==> flow/design.v <==
module matvecmult(
    CLK,
    RST,
    vector_x,
    vector_b,
    vector_y,
    Q,
    A,
    finish
);
input               CLK;
input               RST;
input       [127:0]	vector_x;
input       [127:0]	vector_b;
output  reg [127:0]	vector_y;
input       [127:0]	Q;
output  reg [3:0]   A;
output  reg         finish;
integer i;
integer j;
reg [7:0] vector_x_w[0:15],vector_x_r[0:15];
reg [7:0] vector_b_w[0:15],vector_b_r[0:15];
reg [7:0] vector_y_w[0:15],vector_y_r[0:15];
reg [7:0] part_matrix_a_w[0:15],part_matrix_a_r[0:15];
reg       finish_w,finish_r;
reg [3:0] counter_w,counter_r;
reg [7:0] temp;
always @(*) begin
    vector_x_w[0] = vector_x[7:0];
    vector_x_w[1] = vector_x[15:8];
    vector_x_w[2] = vector_x[23:16];
    vector_x_w[3] = vector_x[31:24];
    vector_x_w[4] = vector_x[39:32];
    vector_x_w[5] = vector_x[47:40];
    vector_x_w[6] = vector_x[55:48];
    vector_x_w[7] = vector_x[63:56];
    vector_x_w[8] = vector_x[71:64];
    vector_x_w[9] = vector_x[79:72];
    vector_x_w[10] = vector_x[87:80];
    vector_x_w[11] = vector_x[95:88];
    vector_x_w[12] = vector_x[103:96];
    vector_x_w[13] = vector_x[111:104];
    vector_x_w[14] = vector_x[119:112];
    vector_x_w[15] = vector_x[127:120];
    vector_b_w[0] = vector_b[7:0];
    vector_b_w[1] = vector_b[15:8];
    vector_b_w[2] = vector_b[23:16];
    vector_b_w[3] = vector_b[31:24];
    vector_b_w[4] = vector_b[39:32];
    vector_b_w[5] = vector_b[47:40];
    vector_b_w[6] = vector_b[55:48];
    vector_b_w[7] = vector_b[63:56];
    vector_b_w[8] = vector_b[71:64];
    vector_b_w[9] = vector_b[79:72];
    vector_b_w[10] = vector_b[87:80];
    vector_b_w[11] = vector_b[95:88];
    vector_b_w[12] = vector_b[103:96];
    vector_b_w[13] = vector_b[111:104];
    vector_b_w[14] = vector_b[119:112];
    vector_b_w[15] = vector_b[127:120];
    part_matrix_a_w[0] = Q[7:0];
    part_matrix_a_w[1] = Q[15:8];
    part_matrix_a_w[2] = Q[23:16];
    part_matrix_a_w[3] = Q[31:24];
    part_matrix_a_w[4] = Q[39:32];
    part_matrix_a_w[5] = Q[47:40];
    part_matrix_a_w[6] = Q[55:48];
    part_matrix_a_w[7] = Q[63:56];
    part_matrix_a_w[8] = Q[71:64];
    part_matrix_a_w[9] = Q[79:72];
    part_matrix_a_w[10] = Q[87:80];
    part_matrix_a_w[11] = Q[95:88];
    part_matrix_a_w[12] = Q[103:96];
    part_matrix_a_w[13] = Q[111:104];
    part_matrix_a_w[14] = Q[119:112];
    part_matrix_a_w[15] = Q[127:120];
    for(i=0;i<=15;i=i+1) begin
        vector_y_w[i] = vector_y_r[i];
    end
    temp =  2*part_matrix_a_w[15]*vector_x_w[0]+
            2*part_matrix_a_w[14]*vector_x_w[1]+
            2*part_matrix_a_w[13]*vector_x_w[2]+
            2*part_matrix_a_w[12]*vector_x_w[3]+
            2*part_matrix_a_w[11]*vector_x_w[4]+
            2*part_matrix_a_w[10]*vector_x_w[5]+
            2*part_matrix_a_w[9]*vector_x_w[6]+
            2*part_matrix_a_w[8]*vector_x_w[7]+
            2*part_matrix_a_w[7]*vector_x_w[8]+
            2*part_matrix_a_w[6]*vector_x_w[9]+
            2*part_matrix_a_w[5]*vector_x_w[10]+
            2*part_matrix_a_w[4]*vector_x_w[11]+
            2*part_matrix_a_w[3]*vector_x_w[12]+
            2*part_matrix_a_w[2]*vector_x_w[13]+
            2*part_matrix_a_w[1]*vector_x_w[14]+
            2*part_matrix_a_w[0]*vector_x_w[15];
    finish_w = 1'b0;
    counter_w = counter_r;
    if(RST)
        counter_w = 1'b0;
    else if(counter_r<4'b1111) begin
        i = counter_r;
        vector_y_w[i] = vector_y_r[i]+temp+vector_b_w[i];
        counter_w = counter_r+1'b1;
    end
    else begin
        finish_w = 1'b1;
        if(finish_r==1'b0)
            vector_y_w[15] = vector_y_r[15]+temp+vector_b_w[15];
        else
            vector_y_w[15] = vector_y_r[15];
    end
    finish = finish_r;
    A = counter_w;
    vector_y = {vector_y_r[15],vector_y_r[14],vector_y_r[13],vector_y_r[12],vector_y_r[11],vector_y_r[10],vector_y_r[9],vector_y_r[8],vector_y_r[7],vector_y_r[6],vector_y_r[5],vector_y_r[4],vector_y_r[3],vector_y_r[2],vector_y_r[1],vector_y_r[0]};
end
always @(posedge CLK or posedge RST) begin
    if (RST) begin
        counter_r <= 1'b0;
        finish_r <= 1'b0;
        for(i=0;i<=15;i=i+1) begin
            part_matrix_a_r[i]<=1'b0;
            vector_y_r[i]<=1'b0;
        end
    end
    else begin
        counter_r <= counter_w;
        finish_r <= finish_w;
        for(i=0;i<=15;i=i+1) begin
            part_matrix_a_r[i]<=part_matrix_a_w[i];
            vector_y_r[i]<=vector_y_w[i];
        end
    end
end
endmodule
* Step by step through the tools: matvecmult
The steps from the RTL of matvecmult to its reports follow in flow order.
Line numbers count from 1 in the design file above.
Operators carry their Yosys type and port widths (W data, S select, Z words).
Cell names lack the library's common part.
A cell with n/a has no value.
- Top module :: matvecmult
- Clock port :: CLK
- Library :: sky130hd
- Library corner :: tt_025C_1v80

* Word-level counts
Source: Yosys, flattened and elaborated. Widths are those after wreduce. Registers that Yosys merges into a memory's read port (data or address) are not register bits. Print and check cells do not count. Equal cells are merged and count once.
- Add/sub/neg operators :: 20
- Multiply operators :: 16
- Magnitude comparators :: 1
- Equality and inequality tests :: 17
- Muxes and demuxes :: 28
- Bitwise logic cells :: 16
- Reductions and logical operators :: 33
** Operators by type and width (number)
- $mul A8 B8 Y7 :: 16
- $pmux W8 S16 :: 2
- $reduce_or A15 Y1 :: 16
- $mux W8 :: 22
- $add A8 B8 Y8 :: 19
- $reduce_and A3 Y1 :: 16
- $eq A4 B4 Y1 const B :: 8
- $not A1 Y1 :: 16
- $eq A4 B3 Y1 const B :: 4
- $eq A4 B2 Y1 const B :: 2
- $mux W4 :: 2
- $add A4 B1 Y4 const B :: 1
- $eq A4 B1 Y1 const B :: 1
- $lt A4 B4 Y1 const B :: 1
- $logic_not A4 Y1 :: 1
- $ne A2 B1 Y1 const B :: 1
- $ne A2 B2 Y1 const B :: 1
- $mux W1 :: 2
- Bits in registers :: 133
- Output and inout bits :: 133

* Logic depth
Yosys ltp: most cells in a row. Word level: on the elaborated netlist, between registers, memories and ports. Mapped: between sequential cells and ports; inverters and the memories' decode and read muxes count.
- Depth in word-level cells :: 20
- ABC_AREA :: 0
- Depth in mapped cells :: 31

* Mapped cells and area
Yosys stat after the flow's synthesis: flattened, memories mapped to cells. It holds for the ABC_AREA given above (unset counts as 0); a run with the other value may have another netlist.
Totals and module areas in this step are rounded.
- Cells in the netlist :: 2124
- Chip area (Yosys) :: 0.0199 sq mm
- Flip-flop cells :: 133
** Cells by type (number)
- fa_1 :: 199
- dfrtp_1 :: 133
- ha_1 :: 238
- xnor2_1 :: 198
- and2_1 :: 257
- mux2_2 :: 93
- inv_1 :: 251
- nand2_1 :: 232
- xor2_1 :: 60
- a22oi_1 :: 67
- a21oi_1 :: 70
- a21o_1 :: 38
- clkbuf_1 :: 56
- nor2_1 :: 52
- o21ai_0 :: 34
- a222oi_1 :: 15
- xnor3_1 :: 6
- nand3_1 :: 25
Other cell types: 30; their cells: 100.

* Path before layout
Path of least setup slack by OpenSTA after synthesis, without wires, with an ideal clock, recovery checks aside; 20% of the period is set as input and as output delay. Where synthesis merged equal registers, the netlist keeps one of their names.
- Path type :: input to register
- From :: input port Q[116]
- To :: register vector_y_r[12][7]
- Clock period :: 10.0 ns
- External input delay :: 2.000 ns
- Arrival :: 9.784 ns
- Data required time :: 9.875 ns
- Path slack :: 0.091 ns
- Delay of the path :: 7.909 ns
- Stages :: 29
- Synthesis period reached :: 9.909 ns
"delay of the path" is the arrival time less input delay plus setup time.
"stages": output pins that drive a net of the path, with the launching flip-flop's if there is one; two outputs of one cell count as two.
"synthesis period reached" is the clock period less the worst setup slack; recovery checks do not enter. This is arithmetic on one report: input and output delays are still those of the set period (20% each).
Between the ends stands the longest chain of elaborated cells between them, by number of cells; it is not shown to be the way that was timed. Of several equally long chains one is given.
A line is the first line of the expression or statement that the cell stems from. Yosys adds cells for indexed reads and writes and turns some case tables into memories.
- Cell sequence :: nand2_1 > fa_1 > inv_1 > ha_1 > inv_1 > fa_1 > fa_1 > inv_1 > ha_1 > xor2_1 > fa_1 > fa_1 > inv_1 > fa_1 > fa_1 > inv_1 > fa_1 > fa_1 > inv_1 > ha_1 > xnor2_1 > fa_1 > ha_1 > a21oi_1 > xnor2_1 > xnor2_1 > xnor2_2 > buf_6 > mux2_2
- Length of the longest elaborated chain :: 19
- Elaborated cells on any way between the ends :: 19
- Those cells by class :: 17 x add/sub; 1 x mul; 1 x mux
** Ends and longest elaborated chain, post-synthesis
- start: declaration :: RTL line 16 : input [127:0] Q;
- $mul A8 B8 Y7 :: RTL line 81 : 2*part_matrix_a_w[14]*vector_x_w[1]+
- $add A8 B8 Y8 x15 :: RTL line 80 : temp =  2*part_matrix_a_w[15]*vector_x_w[0]+
- $add A8 B8 Y8 x2 :: RTL line 102 : vector_y_w[i] = vector_y_r[i]+temp+vector_b_w[i];
- $mux W8 :: RTL line 102
- end: assignment :: RTL line 122 : vector_y_r[i]<=1'b0;
- end: assignment :: RTL line 130 : vector_y_r[i]<=vector_y_w[i];
- end: declaration :: RTL line 23 : reg [7:0] vector_y_w[0:15],vector_y_r[0:15];

* Worst path after layout
From the final timing report of flow run B: the path of least setup slack in the routed layout; clock arrival at registers is part of the times.
- Path type :: input to register
- From :: input port vector_x[101]
- To :: register vector_y_r[0][7]
- Clock period :: 9.89 ns
- External input delay :: 1.98 ns
- Arrival :: 10.18 ns
- Data required time :: 10.20 ns
- Path slack :: 0.02 ns
- Stages :: 29
Between the ends stands the longest chain of elaborated cells between them, by number of cells; it is not shown to be the way that was timed. Of several equally long chains one is given.
- Cell sequence :: clkdlybuf4s50_1 > and2_1 > ha_4 > ha_1 > inv_1 > fa_1 > fa_1 > inv_2 > ha_4 > xor2_4 > fa_2 > fa_1 > inv_2 > fa_1 > fa_1 > inv_1 > fa_1 > fa_1 > inv_2 > ha_4 > xnor2_4 > fa_1 > ha_4 > a21oi_4 > xnor2_2 > xnor2_2 > xnor2_2 > clkbuf_16 > mux2_2
- Length of the longest elaborated chain :: 8
- Elaborated cells on any way between the ends :: 8
- Those cells by class :: 6 x add/sub; 1 x mul; 1 x mux
** Ends and longest elaborated chain, after layout
- start: declaration :: RTL line 13 : input [127:0] vector_x;
- $mul A8 B8 Y7 :: RTL line 92 : 2*part_matrix_a_w[3]*vector_x_w[12]+
- $add A8 B8 Y8 x4 :: RTL line 80 : temp =  2*part_matrix_a_w[15]*vector_x_w[0]+
- $add A8 B8 Y8 x2 :: RTL line 102 : vector_y_w[i] = vector_y_r[i]+temp+vector_b_w[i];
- $mux W8 :: RTL line 102
- end: assignment :: RTL line 122 : vector_y_r[i]<=1'b0;
- end: assignment :: RTL line 130 : vector_y_r[i]<=vector_y_w[i];
- end: declaration :: RTL line 23 : reg [7:0] vector_y_w[0:15],vector_y_r[0:15];

Add stored flow runs of matvecmult

4 stored runs of matvecmult in the flow (synthesis by Yosys, layout by OpenROAD, sky130hd cells), in arbitrary order. Constraints: input delay and output delay 20% of the set period each, output load 0.01 pF.
"clock period reached" is the run's clock period less its worst setup slack. It is reckoned from that one timing run; input and output delays stay at 20% of the period that was set.
"time of the worst setup path" is the time allowed to the run's worst setup path (the clock period less input and output delay, where it has them) less its slack. Clock arrival times count: a late capture clock shortens it, a late launch clock lengthens it.
The measured numbers are rounded.

** Flow run A
- Settings :: CELL_PAD_IN_SITES_DETAIL_PLACEMENT=1; CORE_ASPECT_RATIO=0.69; CORE_UTILIZATION=62; CTS_CLUSTER_DIAMETER=40; GPL_ROUTABILITY_DRIVEN=0; GPL_TIMING_DRIVEN=0; SETUP_SLACK_MARGIN=0.81; SLEW_MARGIN=15; period_ns=7.03; CAP_MARGIN=20; CORE_MARGIN=2
- Outcome :: not finished: placement ended with error DPL-0033

** Flow run B
- Settings :: CORE_UTILIZATION=40; period_ns=9.89; CAP_MARGIN=20; CORE_MARGIN=2; SLEW_MARGIN=20
- Time of the worst setup path :: 7.89 ns
- Kind of the worst setup path :: input to register
- Post-route worst hold slack :: 0.512 ns
- Final design utilization :: 60.0 %
- Total die area :: 0.0516 sq mm
- Clock period reached :: 9.868 ns
- Setup total negative slack :: 0.000 ns
- Standard-cell area after layout :: 0.0294 sq mm
- Post-synthesis cell area :: 0.0199 sq mm
- Setup slack of the worst path :: 0.022 ns

** Flow run C
- Settings :: CORE_ASPECT_RATIO=0.99; CORE_UTILIZATION=37; CTS_CLUSTER_DIAMETER=177; MIN_ROUTING_LAYER=met2; period_ns=10.0; CAP_MARGIN=20; CORE_MARGIN=2; SLEW_MARGIN=20
- Time of the worst setup path :: 7.92 ns
- Kind of the worst setup path :: input to register
- Post-route worst hold slack :: 0.521 ns
- Final design utilization :: 55.7 %
- Total die area :: 0.0557 sq mm
- Clock period reached :: 9.917 ns
- Setup total negative slack :: 0.000 ns
- Standard-cell area after layout :: 0.0296 sq mm
- Post-synthesis cell area :: 0.0199 sq mm
- Setup slack of the worst path :: 0.083 ns

** Flow run D
- Settings :: ABC_AREA=1; CAP_MARGIN=30; CELL_PAD_IN_SITES_DETAIL_PLACEMENT=1; CORE_UTILIZATION=30; CTS_CLUSTER_SIZE=61; GPL_ROUTABILITY_DRIVEN=1; MIN_ROUTING_LAYER=met1; PLACE_DENSITY_LB_ADDON=0.27; SETUP_SLACK_MARGIN=0.16; SLEW_MARGIN=20; TNS_END_PERCENT=65; period_ns=11.2; CORE_MARGIN=2
- Time of the worst setup path :: 8.50 ns
- Kind of the worst setup path :: input to register
- Post-route worst hold slack :: 0.509 ns
- Final design utilization :: 43.4 %
- Total die area :: 0.075 sq mm
- Clock period reached :: 10.736 ns
- Setup total negative slack :: 0.000 ns
- Standard-cell area after layout :: 0.0312 sq mm
- Post-synthesis cell area :: 0.0218 sq mm
- Setup slack of the worst path :: 0.464 ns
